==> flow/design.v <==
module walker( 
   va_rdy_o, pa_o, pa_vld_o, pa_fault_o, pw_c_va_o, pw_c_vld_o,
   l1_va_o, l1_cancel_o, l1_va_vld_o, ch_va_o, ch_va_vld_o, stall_o,
   clk_i, resetn_i, va_i, va_vld_i, pw_c_pa_i, l1_pa_i, l1_pa_vld_i,
   ch_fault_i, stall_i
   );
   input logic clk_i;   
   input logic resetn_i;
   input logic [31:0] va_i;
   input logic        va_vld_i;
   output logic       va_rdy_o;
   output logic[27:0] pa_o;
   output logic       pa_vld_o;
   output logic       pa_fault_o;
   output logic [31:0] pw_c_va_o;
   output logic        pw_c_vld_o;
   input logic [15:0]  pw_c_pa_i;
   output logic[27:0] l1_va_o;
   output logic       l1_cancel_o;
   output logic       l1_va_vld_o;
   input logic [31:0] l1_pa_i;
   input logic        l1_pa_vld_i;
   output logic[27:0] ch_va_o;
   output logic       ch_va_vld_o;
   input logic        ch_fault_i;
   output logic       stall_o;
   input logic        stall_i;
   logic [31:0] va_reg;
   logic [3:0]  pw00_03_va_vld_reg;
   logic        ld05_va_vld_reg;
   logic        cancel_fault_reg;
   logic [27:0] ld_va_reg;
   logic        va_rdy_reg;
   assign pw_c_va_o = va_reg;
   assign pw_c_vld_o = pw00_03_va_vld_reg[0];
   always_ff@(posedge clk_i)
   begin
      if (!resetn_i)
      begin
	 va_reg <= 32'h0;
	 pw00_03_va_vld_reg <= 4'h0;
	 ld_va_reg <= 28'h0;
      end
      else
      begin
	 if (!stall_o && !stall_i)
	 begin
	    if (va_vld_i && va_rdy_o) 
	    begin
	       va_reg <= va_i;
	    end
	    pw00_03_va_vld_reg[3:0] <= {pw00_03_va_vld_reg[2:0], va_vld_i && va_rdy_o};
	    ld_va_reg <= {pw_c_pa_i, va_reg[11:0]};	    
	 end
      end
   end
   assign va_rdy_o = va_rdy_reg || (pw00_03_va_vld_reg[3] && !stall_o && !stall_i);
   always @(posedge clk_i)
   begin
      if (!resetn_i)		 
	va_rdy_reg <= 1'b1;
      else
	begin	    
	   if (va_vld_i && (va_rdy_reg || va_rdy_o)) 
	     va_rdy_reg <= 1'b0;
	   else if (!va_rdy_reg && va_rdy_o)
	     va_rdy_reg <= 1'b1;
	end
   end
   assign l1_va_o     = ld_va_reg;
   assign l1_va_vld_o = pw00_03_va_vld_reg[2] && !stall_i;
   assign ch_va_o = ld_va_reg;
   assign ch_va_vld_o = pw00_03_va_vld_reg[2] && !stall_i;
   assign l1_cancel_o = ch_fault_i && !cancel_fault_reg && pw00_03_va_vld_reg[3];
   always@(posedge clk_i)
   begin
      if (!resetn_i)
      begin
	 cancel_fault_reg <= 1'b0;	 
	 ld05_va_vld_reg <= 1'b0;
      end
      else
      begin
	 if (!stall_o && !stall_i) 
	 begin	 
	    ld05_va_vld_reg <= pw00_03_va_vld_reg[3];
	 end
	 if (pw00_03_va_vld_reg[3])
	   cancel_fault_reg <= l1_cancel_o;
	 else if (cancel_fault_reg && l1_pa_vld_i && !stall_i)
	   cancel_fault_reg <= 1'b0;
      end
   end
   assign stall_o = !ch_fault_i && !l1_pa_vld_i && pw00_03_va_vld_reg[3]; 
   assign pa_o = {va_reg[31:16],l1_pa_i[11:0]};
   assign pa_vld_o = (l1_pa_vld_i || cancel_fault_reg) && pw00_03_va_vld_reg[3];
   assign pa_fault_o = cancel_fault_reg;
endmodule
module PWU 
( 
   va_rdy_o, pa_o, pa_vld_o, pa_fault_o, pw_c_va_o, pw_c_vld_o,
   l1_va_o, l1_cancel_o, l1_va_vld_o, ch_va_o, ch_va_vld_o,
   clk_i, resetn_i, va_i, va_vld_i, pa_rdy_i, pw_c_pa_i, l1_pa_i,
   l1_pa_vld_i, ch_fault_i
   );
   input logic clk_i;   
   input logic resetn_i;
   input logic [31:0] va_i;
   input logic        va_vld_i;
   output logic       va_rdy_o;
   output logic[27:0] pa_o;
   output logic       pa_vld_o;
   output logic       pa_fault_o;
   input logic        pa_rdy_i;
   output logic [31:0] pw_c_va_o;
   output logic        pw_c_vld_o;
   input logic [15:0]  pw_c_pa_i;
   output logic[27:0] l1_va_o;
   output logic       l1_cancel_o;
   output logic       l1_va_vld_o;
   input logic [31:0] l1_pa_i;
   input logic        l1_pa_vld_i;
   output logic[27:0] ch_va_o;
   output logic       ch_va_vld_o;
   input logic        ch_fault_i;
   logic [1:0]      walk_sel_reg;
   logic [3:0][1:0] walk_sel_pw00_03_reg;
   logic walkers_ready_s;
   logic walkers_stall_s;
   logic [3:0]       va_rdy_s;
   logic [3:0][27:0] pa_s;
   logic [3:0]       pa_vld_s;
   logic [3:0]       pa_fault_s;
   logic [3:0][31:0] pw_c_va_s;
   logic [3:0]       pw_c_vld_s;
   logic [3:0][27:0] l1_va_s;
   logic [3:0]       l1_cancel_s;
   logic [3:0]       l1_va_vld_s;
   logic [3:0][27:0] ch_va_s;
   logic [3:0]       ch_va_vld_s;
   logic [3:0]       stall_s;
   logic [3:0]       va_vld_s;
   always_ff@(posedge clk_i)
   begin
      if (!resetn_i)
      begin
	walk_sel_reg <= 2'h0;
	 for (int i=0; i<4;i++)
	   walk_sel_pw00_03_reg[i] <= 2'h0;
      end
      else
      begin
	 if (walkers_ready_s && va_vld_i && !walkers_stall_s)
	 begin
	    walk_sel_reg <= walk_sel_reg + 1; 
	 end
	 if (!walkers_stall_s)
	 begin
	    walk_sel_pw00_03_reg <= {walk_sel_pw00_03_reg[2:0], walk_sel_reg}; 
	 end
      end      
   end
   assign walkers_ready_s = va_rdy_s != 0;
   assign va_rdy_o = walkers_ready_s;
   always_comb
   begin
      va_vld_s = 4'h1;
      for (int i=0; i<4; i++)
	if (walk_sel_reg == i[1:0])
	begin
	   va_vld_s[i] = 1'b1;
	end
   end
   assign pw_c_vld_o = pw_c_vld_s[walk_sel_pw00_03_reg[0]];
   assign pw_c_va_o  = pw_c_va_s[walk_sel_pw00_03_reg[0]];
   assign l1_va_o     = l1_va_s[walk_sel_pw00_03_reg[2]];
   assign l1_va_vld_o = l1_va_vld_s[walk_sel_pw00_03_reg[2]];
   assign ch_va_o = ch_va_s[walk_sel_pw00_03_reg[2]];
   assign ch_va_vld_o = ch_va_vld_s[walk_sel_pw00_03_reg[2]];
   assign l1_cancel_o = l1_cancel_s[walk_sel_pw00_03_reg[3]];
   assign walkers_stall_s = stall_s != 0 || (pa_vld_o && !pa_rdy_i);
   generate
      for (genvar i=0; i<4; i++)
      begin
	 walker walker_inst( 
			    .va_rdy_o		(va_rdy_s[i]),	  
			    .pa_o		(pa_s[i]),	  
			    .pa_vld_o		(pa_vld_s[i]),	  
			    .pa_fault_o		(pa_fault_s[i]),  
			    .pw_c_va_o		(pw_c_va_s[i]),	  
			    .pw_c_vld_o		(pw_c_vld_s[i]),  
			    .l1_va_o		(l1_va_s[i]),	  
			    .l1_cancel_o	(l1_cancel_s[i]),  
			    .l1_va_vld_o	(l1_va_vld_s[i]),  
			    .ch_va_o		(ch_va_s[i]),	  
			    .ch_va_vld_o	(ch_va_vld_s[i]),  
			    .stall_o		(stall_s[i]),	  
			    .clk_i		(clk_i),
			    .resetn_i		(resetn_i),
			    .va_i		(va_i[31:0]),
			    .va_vld_i		(va_vld_s[i]),	  
			    .pw_c_pa_i		(pw_c_pa_i[15:0]),
			    .l1_pa_i		(l1_pa_i[31:0]),
			    .l1_pa_vld_i	(l1_pa_vld_i),
			    .ch_fault_i		(ch_fault_i),
			    .stall_i		(walkers_stall_s));  
      end
   endgenerate
   always_ff@(posedge clk_i)
   begin
      if (!resetn_i)
      begin
	 pa_o       <= 28'h0;
	 pa_vld_o   <= 1'b0;
	 pa_fault_o <= 1'b0;
      end
      else
      begin
	 if (pa_rdy_i || (!pa_rdy_i && !pa_vld_o))
	 begin
	    pa_o       <= pa_s[walk_sel_pw00_03_reg[3]];
	    pa_vld_o   <= pa_vld_s[walk_sel_pw00_03_reg[3]];
	    pa_fault_o <= pa_fault_s[walk_sel_pw00_03_reg[3]] || l1_pa_i[31:12] != 0; 
	 end
      end
   end
endmodule
## Step by step through the tools: PWU

Each step is given for the RTL above and for the edited RTL.
"original" refers to lines of the RTL above, "edited" to lines of the edited file.
"change" is "edited" less "original", of the values as shown.
Cell names lack the library's common part.
The mark - stands for no value.

- Top module: PWU
- Clock port: clk_i
- Standard-cell library: sky130hd
- Corner: tt_025C_1v80

## Diff

The edit as a unified diff against the file above.
The edit is scripted: it alters the design's behaviour and was not made to optimise anything.

```diff
@@ -36,11 +36,4 @@
    always_ff@(posedge clk_i)
    begin
-      if (!resetn_i)
-      begin
-	 va_reg <= 32'h0;
-	 pw00_03_va_vld_reg <= 4'h0;
-	 ld_va_reg <= 28'h0;
-      end
-      else
       begin
 	 if (!stall_o && !stall_i)
```

## Word level

Source: Yosys, flattened and elaborated, memories not mapped. Widths are those after wreduce. Registers that Yosys merges into a memory's read port (data or address) are not register bits. Print and check cells do not count. Equal cells are merged and count once.

Cells by class:

| element | original | edited | change |
|---|---|---|---|
| multiply operators | 2 | 2 | 0 |
| add/sub/neg operators | 1 | 1 | 0 |
| eq/ne operators | 3 | 3 | 0 |
| reduce/logical cells | 102 | 102 | 0 |
| muxes and demuxes | 19 | 19 | 0 |
| shift-type cells | 8 | 8 | 0 |

Operators with widths:

| cell | original | edited | change |
|---|---|---|---|
| 1-bit logical AND | 55 | 55 | 0 |
| 1-bit two-way mux | 19 | 19 | 0 |
| 1-bit zero test | 17 | 17 | 0 |
| 1-bit logical OR | 15 | 15 | 0 |
| 2-bit nonzero test | 8 | 8 | 0 |
| 4-bit by 2-bit indexed select with 1-bit output | 5 | 5 | 0 |
| 2-bit AND reduction | 4 | 4 | 0 |
| 2-bit equality test with constant B | 2 | 2 | 0 |
| 2-bit by 3-bit multiplier with 5-bit output with constant B | 2 | 2 | 0 |
| 4-bit nonzero test | 2 | 2 | 0 |
| 112-bit by 8-bit indexed select with 28-bit output | 2 | 2 | 0 |
| 2-bit by 1-bit adder with 2-bit output with constant B | 1 | 1 | 0 |
| 2-bit by 1-bit equality test with 1-bit output with constant B | 1 | 1 | 0 |
| 20-bit nonzero test | 1 | 1 | 0 |
| 128-bit by 8-bit indexed select with 32-bit output | 1 | 1 | 0 |

Word-level totals:

| element | original | edited | change |
|---|---|---|---|
| register bits | 304 | 304 | 0 |
| bits of input ports | 86 | 86 | 0 |
| elaborated cells | 160 | 160 | 0 |

## Longest topological paths

Depth = most cells in a row (Yosys ltp): at word level without a register or memory, in the mapped netlist without a sequential cell, where the memories' decode and read muxes count.

Depth:

| element | original | edited | change |
|---|---|---|---|
| depth after elaboration | 11 | 11 | 0 |
| ABC_AREA | 0 | 0 | - |
| mapped depth | 9 | 8 | -1 |
| depth with buffers taken out | 4 | 5 | +1 |

## After synthesis

The flow's flattened synthesis, as Yosys stat reports it; memories are mapped. The netlist is that of the ABC_AREA named above (0 if unset); the other value can give another one.

Mapped netlist:

| element | original | edited | change |
|---|---|---|---|
| mapped flip-flops | 304 | 304 | 0 |
| cell area after synthesis (µm²) | 12834.8 | 11758.8 | -1076.0 |
| sequential part of the area (µm²) | 6085.8 | 8648.3 | +2562.5 |
| standard cells after synthesis | 1319 | 635 | -684 |

Cell types:

| cell type | original | edited | change |
|---|---|---|---|
| nand2_1 | 441 | 80 | -361 |
| dfxtp_1 | 304 | 48 | -256 |
| edfxtp_1 | 0 | 256 | +256 |
| mux2i_1 | 129 | 2 | -127 |
| a21oi_1 | 169 | 44 | -125 |
| clkbuf_1 | 53 | 17 | -36 |
| buf_2 | 30 | 12 | -18 |
| buf_4 | 45 | 31 | -14 |
| o21a_1 | 5 | 0 | -5 |
| nor3b_1 | 4 | 0 | -4 |
| nor2b_1 | 1 | 5 | +4 |
| inv_1 | 4 | 7 | +3 |
| and3_1 | 2 | 0 | -2 |
| nand3b_1 | 2 | 0 | -2 |
| o21ai_0 | 8 | 9 | +1 |
| a31oi_1 | 4 | 3 | -1 |
| buf_6 | 3 | 2 | -1 |
| buf_1 | 2 | 1 | -1 |

The list need not be complete.
By module: a second synthesis without flattening, with its own total; a netlist apart from the flattened one above.

Second synthesis, totals:

| element | original | edited | change |
|---|---|---|---|
| cells (unflattened synthesis) | 1685 | 897 | -788 |
| area (unflattened synthesis) (µm²) | 16625.9 | 14358.8 | -2267.1 |

Each row is one instance without its submodules.

By module, original:

| module | area (µm²) | cells | instances |
|---|---|---|---|
| walker | 3052.9 | 335 | 4 |
| PWU | 4414.2 | 345 | 1 |

By module, edited:

| module | area (µm²) | cells | instances |
|---|---|---|---|
| walker | 2486.1 | 138 | 4 |
| PWU | 4414.2 | 345 | 1 |

## Timing after synthesis

Source: OpenSTA report_checks on the synthesized netlist (no wires, ideal clock, input and output delay 20% of the period each), path of least setup slack; recovery checks are left aside. Register names are those of the netlist, which keeps one name where synthesis merged equal registers.

Timing post-synthesis:

| element | original | edited | change |
|---|---|---|---|
| path type | input to output | input to output | - |
| start | in l1_pa_vld_i | in l1_pa_vld_i | - |
| end | out l1_va_vld_o | out l1_va_vld_o | - |
| external input delay (ns) | 0.800 | 0.800 | 0.000 |
| path delay (ns) | 1.430 | 1.303 | -0.127 |
| arrival time (ns) | 2.230 | 2.103 | -0.127 |
| required time (ns) | 3.200 | 3.200 | 0.000 |
| path buffers | 6 | 4 | -2 |
| slack (ns) | 0.970 | 1.097 | +0.127 |
| stages | 9 | 8 | -1 |
| period (ns) | 4.0 | 4.0 | 0.0 |
| external output delay (ns) | 0.800 | 0.800 | 0.000 |
| synthesis period reached (ns) | 3.03 | 2.903 | -0.127 |

"path delay" is the arrival time less input delay plus setup time.
At an output port there is no setup time.
"stages": output pins that drive a net of the path, with the launching flip-flop's if there is one; two outputs of one cell count as two.
"synthesis period reached" = period - worst setup slack (recovery checks aside). The figure is calculated, with input and output delays left at 20% of the set period.
The rows between start and end are the longest chain of elaborated cells between them; the timing report does not say that the signal goes this way. Where chains are equally long, one stands for them.
Each line given opens the expression or statement behind the cell; cells for indexed reads and writes are added by Yosys, which also makes memories of some case tables.

Between the ends, post-synthesis, original:
- Cell sequence: buf_2 -> or2_1 -> buf_2 -> o21a_1 -> buf_2 -> buf_4 -> buf_2 -> and2_1 -> buf_4
- Cells in the longest elaborated chain: 8

RTL lines, path post-synthesis, original:

| element | RTL line | source |
|---|---|---|
| from (decl) | 122 | `input logic        l1_pa_vld_i;` |
| 1-bit zero test | 94 | `assign stall_o = !ch_fault_i && !l1_pa_vld_i && pw00_03_va_vld_reg[3];` |
| 1-bit logical AND (2 in a row) | 94 |  |
| 4-bit nonzero test | 181 | `assign walkers_stall_s = stall_s != 0 \|\| (pa_vld_o && !pa_rdy_i);` |
| 1-bit logical OR | 181 |  |
| 1-bit zero test | 71 | `assign l1_va_vld_o = pw00_03_va_vld_reg[2] && !stall_i;` |
| 1-bit logical AND | 71 |  |
| 4-bit by 2-bit indexed select with 1-bit output | 177 | `assign l1_va_vld_o = l1_va_vld_s[walk_sel_pw00_03_reg[2]];` |
| to (decl) | 120 | `output logic       l1_va_vld_o;` |

Some nets on the timed path still bear RTL names; the line given drives or declares the net.

Nets with RTL names, path post-synthesis, original:

| net | RTL line | source |
|---|---|---|
| ch_va_vld_o | 179 | `assign ch_va_vld_o = ch_va_vld_s[walk_sel_pw00_03_reg[2]];` |

Between the ends, post-synthesis, edited:
- Cell sequence: buf_6 -> or2_1 -> buf_6 -> o21ai_4 -> inv_2 -> buf_4 -> and2_1 -> buf_4
- Cells in the longest elaborated chain: 8

RTL lines, path post-synthesis, edited:

| element | RTL line | source |
|---|---|---|
| from (decl) | 115 | `input logic        l1_pa_vld_i;` |
| 1-bit zero test | 87 | `assign stall_o = !ch_fault_i && !l1_pa_vld_i && pw00_03_va_vld_reg[3];` |
| 1-bit logical AND (2 in a row) | 87 |  |
| 4-bit nonzero test | 174 | `assign walkers_stall_s = stall_s != 0 \|\| (pa_vld_o && !pa_rdy_i);` |
| 1-bit logical OR | 174 |  |
| 1-bit zero test | 64 | `assign l1_va_vld_o = pw00_03_va_vld_reg[2] && !stall_i;` |
| 1-bit logical AND | 64 |  |
| 4-bit by 2-bit indexed select with 1-bit output | 170 | `assign l1_va_vld_o = l1_va_vld_s[walk_sel_pw00_03_reg[2]];` |
| to (decl) | 113 | `output logic       l1_va_vld_o;` |

Nets with RTL names, path post-synthesis, edited:

| net | RTL line | source |
|---|---|---|
| ch_va_vld_o | 172 | `assign ch_va_vld_o = ch_va_vld_s[walk_sel_pw00_03_reg[2]];` |

## Worst path after layout

Path of least setup slack in the final report of the runs of pair 1 (OpenROAD, finished layout, wires in). Where an end is a register, its clock arrival counts in the times.

Timing post-layout:

| element | original | edited | change |
|---|---|---|---|
| path type | register to output | input to output | - |
| start | reg walk_sel_pw00_03_reg | in l1_pa_vld_i | - |
| end | out l1_va_o[19] | out l1_va_vld_o | - |
| external output delay (ns) | 0.69 | 0.69 | 0.00 |
| external input delay (ns) | - | 0.69 | - |
| slack (ns) | 0.23 | 0.21 | -0.02 |
| stages | 4 | 6 | +2 |
| path buffers | 2 | 2 | 0 |
| arrival time (ns) | 2.53 | 2.55 | +0.02 |
| period (ns) | 3.45 | 3.45 | 0.00 |
| required time (ns) | 2.76 | 2.76 | 0.00 |

An end named without its bit number is one bit of that signal or, where synthesis recoded a state register, one of its new flip-flops.
The rows between start and end are the longest chain of elaborated cells between them; the timing report does not say that the signal goes this way. Where chains are equally long, one stands for them.

Between the ends, post-layout, original:
- Cell sequence: dfxtp_2 -> buf_4 -> mux4_2 -> clkdlybuf4s50_1
- Cells in the longest elaborated chain: 2

RTL lines, path post-layout, original:

| element | RTL line | source |
|---|---|---|
| from (decl) | 127 | `logic [3:0][1:0] walk_sel_pw00_03_reg;` |
| from (assign) | 159 | `walk_sel_pw00_03_reg <= {walk_sel_pw00_03_reg[2:0], walk_sel_reg};` |
| 2-bit by 3-bit multiplier with 5-bit output | 176 | `assign l1_va_o     = l1_va_s[walk_sel_pw00_03_reg[2]];` |
| 112-bit by 8-bit indexed select with 28-bit output | 176 |  |
| to (decl) | 118 | `output logic[27:0] l1_va_o;` |

Between the ends, post-layout, edited:
- Cell sequence: clkdlybuf4s50_1 -> or2_1 -> o21ai_4 -> inv_2 -> and2_1 -> clkdlybuf4s50_1
- Cells in the longest elaborated chain: 8

RTL lines, path post-layout, edited:

| element | RTL line | source |
|---|---|---|
| from (decl) | 115 | `input logic        l1_pa_vld_i;` |
| 1-bit zero test | 87 | `assign stall_o = !ch_fault_i && !l1_pa_vld_i && pw00_03_va_vld_reg[3];` |
| 1-bit logical AND (2 in a row) | 87 |  |
| 4-bit nonzero test | 174 | `assign walkers_stall_s = stall_s != 0 \|\| (pa_vld_o && !pa_rdy_i);` |
| 1-bit logical OR | 174 |  |
| 1-bit zero test | 64 | `assign l1_va_vld_o = pw00_03_va_vld_reg[2] && !stall_i;` |
| 1-bit logical AND | 64 |  |
| 4-bit by 2-bit indexed select with 1-bit output | 170 | `assign l1_va_vld_o = l1_va_vld_s[walk_sel_pw00_03_reg[2]];` |
| to (decl) | 113 | `output logic       l1_va_vld_o;` |

## Layout results

Runs of the flow (Yosys, OpenROAD) on both versions; the two runs of a pair have the same settings. The constraints put input and output delay at 20% of the set period each and load the outputs with 0.01 pF.

Flow settings, pair 1:
- CORE_UTILIZATION: 40
- period_ns: 3.45
- CAP_MARGIN: 20
- CORE_MARGIN: 2
- SLEW_MARGIN: 20

Measured results, pair 1:

| element | original | edited | change |
|---|---|---|---|
| post-route setup TNS (ns) | 0.000 | 0.000 | 0.000 |
| period reached (ns) | 3.216 | 3.237 | +0.021 |
| worst setup slack after layout (ns) | 0.234 | 0.213 | -0.021 |
| netlist area reported by Yosys (µm²) | 12834.8 | 11758.8 | -1076.0 |
| worst hold slack in the final report (ns) | 0.443 | 0.411 | -0.032 |
| power consumption (W) | 0.008609 | 0.008705 | +0.000096 |
| die outline area (µm²) | 33536.6 | 30784.5 | -2752.1 |
| area of the standard cells in the finished layout (µm²) | 16230.6 | 15169.5 | -1061.1 |

Flow settings, pair 2:
- CELL_PAD_IN_SITES_DETAIL_PLACEMENT: 0
- CORE_UTILIZATION: 56
- CTS_CLUSTER_SIZE: 66
- MIN_ROUTING_LAYER: met2
- PLACE_DENSITY_LB_ADDON: 0.07
- SETUP_SLACK_MARGIN: 0.23
- TNS_END_PERCENT: 85
- period_ns: 2.03
- CAP_MARGIN: 20
- CORE_MARGIN: 2
- SLEW_MARGIN: 20

Measured results, pair 2:

| element | original | edited | change |
|---|---|---|---|
| post-route setup TNS (ns) | -32.515 | -57.614 | -25.099 |
| period reached (ns) | 2.409 | 2.414 | +0.005 |
| worst setup slack after layout (ns) | -0.379 | -0.384 | -0.005 |
| netlist area reported by Yosys (µm²) | 12834.8 | 11758.8 | -1076.0 |
| worst hold slack in the final report (ns) | 0.269 | 0.406 | +0.137 |
| power consumption (W) | 0.014152 | 0.016626 | +0.002474 |
| die outline area (µm²) | 24146.1 | 22172.7 | -1973.4 |
| area of the standard cells in the finished layout (µm²) | 17674.5 | 17131.4 | -543.1 |

"period reached" = clock period - worst setup slack. The figure is calculated, with input and output delays left at 20% of the set period.
By "power consumption" is meant OpenSTA's value without simulated activity: inputs other than the clock are taken to toggle once in ten clock periods, and the tool carries that through the logic.
